==> flow/design.v <==
`timescale 1ns / 1ps
module Cordic_Machine(clock_pulse, reset, x_input, y_input, z_input, x_output, y_output, z_output, flag);
	input clock_pulse;
	input reset;  
	parameter fractional_bit = 22;
	parameter iteration_number = 22;
	input signed [fractional_bit+2:0] x_input;
	input signed [fractional_bit+2:0] y_input;
	input signed [fractional_bit+2:0] z_input;
	output signed [fractional_bit+2:0] x_output;
	output signed [fractional_bit+2:0] y_output;
	output signed [fractional_bit+2:0] z_output;
	output flag;  
	reg signed [fractional_bit+2:0] x_temp_result;
	reg signed [fractional_bit+2:0] y_temp_result;
	reg signed [fractional_bit+2:0] z_temp_result;
	reg [5:0] counter;  
	wire signed [fractional_bit+2:0] LUT_Atan [0:iteration_number];
	assign LUT_Atan[00] = 25'b000_0010000000000000000000;    
	assign LUT_Atan[01] = 25'b000_0001001011100100000000;   
	assign LUT_Atan[02] = 25'b000_0000100111111011001110;  
	assign LUT_Atan[03] = 25'b000_0000010100010001000100;
	assign LUT_Atan[04] = 25'b000_0000001010001011000011;
	assign LUT_Atan[05] = 25'b000_0000000101000101110101;
	assign LUT_Atan[06] = 25'b000_0000000010100010111101;
	assign LUT_Atan[07] = 25'b000_0000000001010001011111;
	assign LUT_Atan[08] = 25'b000_0000000000101000101111;
	assign LUT_Atan[09] = 25'b000_0000000000010100010111;
	assign LUT_Atan[10] = 25'b000_0000000000001010001011;
	assign LUT_Atan[11] = 25'b000_0000000000000101000101;
	assign LUT_Atan[12] = 25'b000_0000000000000010100010;
	assign LUT_Atan[13] = 25'b000_0000000000000001010001;
	assign LUT_Atan[14] = 25'b000_0000000000000000101000;
	assign LUT_Atan[15] = 25'b000_0000000000000000010100;
	assign LUT_Atan[16] = 25'b000_0000000000000000001010;
	assign LUT_Atan[17] = 25'b000_0000000000000000000101;
	assign LUT_Atan[18] = 25'b000_0000000000000000000010;
	assign LUT_Atan[19] = 25'b000_0000000000000000000001;
	assign LUT_Atan[20] = 25'b000_0000000000000000000000;
	assign LUT_Atan[21] = 25'b000_0000000000000000000000;
	assign LUT_Atan[22] = 25'b000_0000000000000000000000;
	always @(posedge clock_pulse) 
		begin
			if (reset)
				begin
					counter <= 0;
				end
			else if (counter == 0) 
				begin
					x_temp_result <= x_input;
					y_temp_result <= y_input;
					z_temp_result <= z_input;
					counter <= counter +1;
				end
			else 
				begin
					x_temp_result <= z_temp_result[fractional_bit+2] ? x_temp_result + (y_temp_result >>> (counter-1))
																					 : x_temp_result - (y_temp_result >>> (counter-1));
					y_temp_result <= z_temp_result[fractional_bit+2] ? y_temp_result - (x_temp_result >>> (counter-1))
																					 : y_temp_result + (x_temp_result >>> (counter-1));
					z_temp_result <= z_temp_result[fractional_bit+2] ? z_temp_result + LUT_Atan[counter-1]
																					 : z_temp_result - LUT_Atan[counter-1];
					counter <= (counter + 1) % (iteration_number);
				end
		end
	assign flag  = (counter == iteration_number-1) ? 1: 0;
	assign x_output = x_temp_result;
	assign y_output = y_temp_result;
	assign z_output = z_temp_result;
endmodule
## Step by step through the tools: Cordic_Machine

Tool output for the design above, in the order of the flow.
Lines are those of the file above, counted from 1.
Cell names lack the library's common part.
The mark n/a stands for no value.

| inputs | value |
|---|---|
| top | Cordic_Machine |
| clock port | clock_pulse |
| standard-cell library | sky130hd |
| corner | tt_025C_1v80 |

## Word-level counts

Yosys after proc, flatten, opt, wreduce and memory -nomap, before mapping. Enables and synchronous resets that opt folds into registers are not counted as muxes. Memory bits, and registers merged into a memory's read port (data or address), are not among the register bits. Print and check cells are not counted. Equal cells are merged and count once.

| cells by class | value |
|---|---|
| $add $sub $neg | 8 |
| multiply operators | 0 |
| div/mod/pow operators | 1 |
| magnitude comparators | 0 |
| eq/ne operators | 23 |
| shift-type cells | 2 |
| multiplexer cells | 11 |
| bitwise operators | 0 |
| reductions and logical operators | 3 |

Operators by type and width:

| kind | number |
|---|---|
| case mux 25 bit (select 21 bit) | 1 |
| 2-to-1 mux 25 bit | 8 |
| modulo 32 x 5 -> 32 bit (second input constant) | 1 |
| adder 25 bit | 3 |
| subtractor 25 bit | 3 |
| >>> shifter 25 x 32 -> 25 bit | 2 |
| equality test 5 x 4 -> 1 bit (second input constant) | 8 |
| equality test 5 bit (second input constant) | 7 |
| equality test 5 x 3 -> 1 bit (second input constant) | 4 |
| equality test 5 x 2 -> 1 bit (second input constant) | 2 |
| adder 6 x 1 -> 7 bit (second input constant) | 1 |
| subtractor 6 x 1 -> 7 bit (second input constant) | 1 |
| equality test 6 x 5 -> 1 bit (second input constant) | 1 |
| logical NOT 6 bit | 1 |
| 2-to-1 mux 6 bit | 1 |
| equality test 5 x 1 -> 1 bit (second input constant) | 1 |
| logical NOT 5 bit | 1 |
| OR reduction 3 bit | 1 |
| 2-to-1 mux 1 bit | 1 |

| bit counts | value |
|---|---|
| bits in registers | 81 |
| latch bits | 0 |
| bits in writable memories | 0 |
| ROM bits | 0 |
| clocked read ports x word width | 0 |
| memories kept | 0 |
| bits of input ports | 77 |

## Depth

Depth = most cells in a row (Yosys ltp): at word level without a register or memory, in the mapped netlist without a sequential cell, where the memories' decode and read muxes count.

| logic depth | value |
|---|---|
| word-level depth | 9 |
| ABC_AREA | 0 |
| depth in mapped cells | 34 |
| gate-level depth less buffers | 26 |

## Netlist

Yosys stat after the flow's synthesis: flattened, memories mapped to cells. It holds for the ABC_AREA given above (unset counts as 0); a run with the other value may have another netlist.

| synthesis totals | value |
|---|---|
| cell count | 1507 |
| chip area (Yosys) | 12431.9 um^2 |
| sequential part of the area | 2372.3 um^2 |
| flip-flops | 81 |
| buffer cells | 90 |

Cell types:

| cell type | number |
|---|---|
| edfxtp_1 | 75 |
| ha_1 | 84 |
| mux4_2 | 41 |
| a21oi_1 | 155 |
| nand2_1 | 173 |
| xnor2_1 | 71 |
| xor2_1 | 68 |
| nor2_1 | 132 |
| o21ai_0 | 94 |
| mux2i_1 | 38 |
| a21o_1 | 31 |
| nand3_1 | 40 |
| a31oi_1 | 31 |
| mux2_2 | 14 |
| inv_1 | 41 |
| clkbuf_1 | 40 |
| dfxtp_1 | 6 |
| buf_2 | 22 |

Not listed: further types 94, cells in them 351.

## Timing after synthesis

Source: OpenSTA report_checks on the synthesized netlist (no wires, ideal clock, input and output delay 20% of the period each), path of least setup slack; recovery checks are left aside. Register names are those of the netlist, which keeps one name where synthesis merged equal registers.

| path post-synthesis | value |
|---|---|
| path kind | reg2reg |
| start | register counter[0] |
| end | register x_temp_result[24] |
| clock period | 6000 ps |
| library setup time | 263 ps |
| time at the first pin | 0 ps |
| arrival time | 6670 ps |
| data required time | 5737 ps |
| path slack | -933 ps |
| path delay | 6933 ps |
| stages on the path | 33 |
| path buffers | 8 |
| period reached after synthesis | 6933 ps |

"path delay" is the arrival time less input delay plus setup time.
"stages on the path" counts driving pins, that of a launching flip-flop among them; a cell with two outputs on the path counts twice.
"period reached after synthesis" = period - worst setup slack (recovery checks aside). The figure is calculated, with input and output delays left at 20% of the set period.
Between the ends stands the longest chain of elaborated cells between them, by number of cells; it is not shown to be the way that was timed. Of several equally long chains one is given.
A line is the first line of the expression or statement that the cell stems from. Yosys adds cells for indexed reads and writes and turns some case tables into memories.
A register here has more assigning lines than the two given.

| on the way, post-synthesis | value |
|---|---|
| cell sequence | dfxtp_1 > buf_6 > buf_8 > buf_6 > buf_8 > inv_1 > ha_1 > buf_4 > buf_4 > buf_2 > buf_4 > mux4_2 > nand2_1 > nand3_1 > a311o_1 > nand3_1 > ha_1 > nand2b_1 > nor4b_4 > a21oi_1 > xnor2_1 > ha_1 > a21o_1 > a21o_1 > a21o_1 > a221oi_1 > a21oi_1 > nor2b_1 > a2111oi_0 > o21bai_1 > a21oi_1 > xnor2_1 > o21ai_1 |
| length of the longest elaborated chain | 5 |

RTL lines, path post-synthesis:

| item | RTL line | text |
|---|---|---|
| start: declaration | 17 | `reg [5:0] counter;` |
| start: assignment | 53 | `counter <= counter +1;` |
| start: assignment | 63 | `counter <= (counter + 1) % (iteration_number);` |
| subtractor 6 x 1 -> 7 bit | 58 | `: x_temp_result - (y_temp_result >>> (counter-1));` |
| >>> shifter 25 x 32 -> 25 bit | 58 |  |
| subtractor 25 bit | 58 |  |
| 2-to-1 mux 25 bit | 57 | `x_temp_result <= z_temp_result[fractional_bit+2] ? x_temp_result + (y_temp_result >>> (counter-1))` |
| 2-to-1 mux 25 bit | 48 | `else if (counter == 0)` |
| end: assignment | 50 | `x_temp_result <= x_input;` |
| end: assignment | 57 |  |
| end: declaration | 14 | `reg signed [fractional_bit+2:0] x_temp_result;` |

## Timing after layout

Path of least setup slack in the final report of job 1 (OpenROAD, finished layout, wires in). Where an end is a register, its clock arrival counts in the times.
The report prints the path's times to 10 ps; the period is as set.

| path post-layout | value |
|---|---|
| path kind | reg2reg |
| start | register counter[0] |
| end | register x_temp_result[24] |
| clock period | 5860 ps |
| library setup time | 250 ps |
| time at the first pin | 370 ps |
| arrival time | 5780 ps |
| data required time | 5980 ps |
| path slack | 210 ps |
| stages on the path | 27 |
| path buffers | 3 |

Between the ends stands the longest chain of elaborated cells between them, by number of cells; it is not shown to be the way that was timed. Of several equally long chains one is given.
A register here has more assigning lines than the two given.

| on the way, post-layout | value |
|---|---|
| cell sequence | dfxtp_4 > clkinvlp_4 > ha_4 > xnor2_4 > buf_6 > buf_6 > mux4_2 > o22ai_1 > o21ai_0 > and4_1 > a311oi_2 > nor4b_4 > buf_4 > a21oi_1 > xnor2_1 > ha_1 > a21o_1 > a21o_1 > a21o_1 > a221oi_4 > a21oi_2 > nor2b_4 > a2111oi_4 > o21bai_1 > a21oi_2 > xnor2_1 > o21ai_1 |
| length of the longest elaborated chain | 5 |

RTL lines, path post-layout:

| item | RTL line | text |
|---|---|---|
| start: declaration | 17 | `reg [5:0] counter;` |
| start: assignment | 53 | `counter <= counter +1;` |
| start: assignment | 63 | `counter <= (counter + 1) % (iteration_number);` |
| subtractor 6 x 1 -> 7 bit | 58 | `: x_temp_result - (y_temp_result >>> (counter-1));` |
| >>> shifter 25 x 32 -> 25 bit | 58 |  |
| subtractor 25 bit | 58 |  |
| 2-to-1 mux 25 bit | 57 | `x_temp_result <= z_temp_result[fractional_bit+2] ? x_temp_result + (y_temp_result >>> (counter-1))` |
| 2-to-1 mux 25 bit | 48 | `else if (counter == 0)` |
| end: assignment | 50 | `x_temp_result <= x_input;` |
| end: assignment | 57 |  |
| end: declaration | 14 | `reg signed [fractional_bit+2:0] x_temp_result;` |

Wiki page: Cordic_Machine / flow data

Stored flow runs of Cordic_Machine (3 of them; Yosys, OpenROAD, sky130hd). They differ in their settings and are not a sequence. Constraints: input delay and output delay 20% of the set period each, output load 0.01 pF.
A setting shown as - is not set for that run.

| name | job 1 | job 2 | job 3 |
|---|---|---|---|
| CORE_UTILIZATION | 40 | 24 | 24 |
| period_ns | 5.86 | 4.98 | 4.98 |
| CAP_MARGIN | 20 | 20 | 20 |
| CORE_MARGIN | 2 | 5 | 5 |
| SLEW_MARGIN | 20 | 20 | 40 |
| ABC_AREA | - | 1 | 0 |
| SETUP_SLACK_MARGIN | - | -0.05 | -0.05 |
| CTS_CLUSTER_DIAMETER | - | - | 114 |
| cell area after synthesis (um^2) | 12431.9 | 12550.8 | 12431.9 |
| die outline area (um^2) | 32506.3 | 56968.1 | 56451.4 |
| utilization after layout (%) | 55.4 | 34.7 | 40.8 |
| setup slack of the critical path (ps) | 207 | 128 | -632 |
| worst hold slack in the final report (ps) | 703 | 711 | 708 |
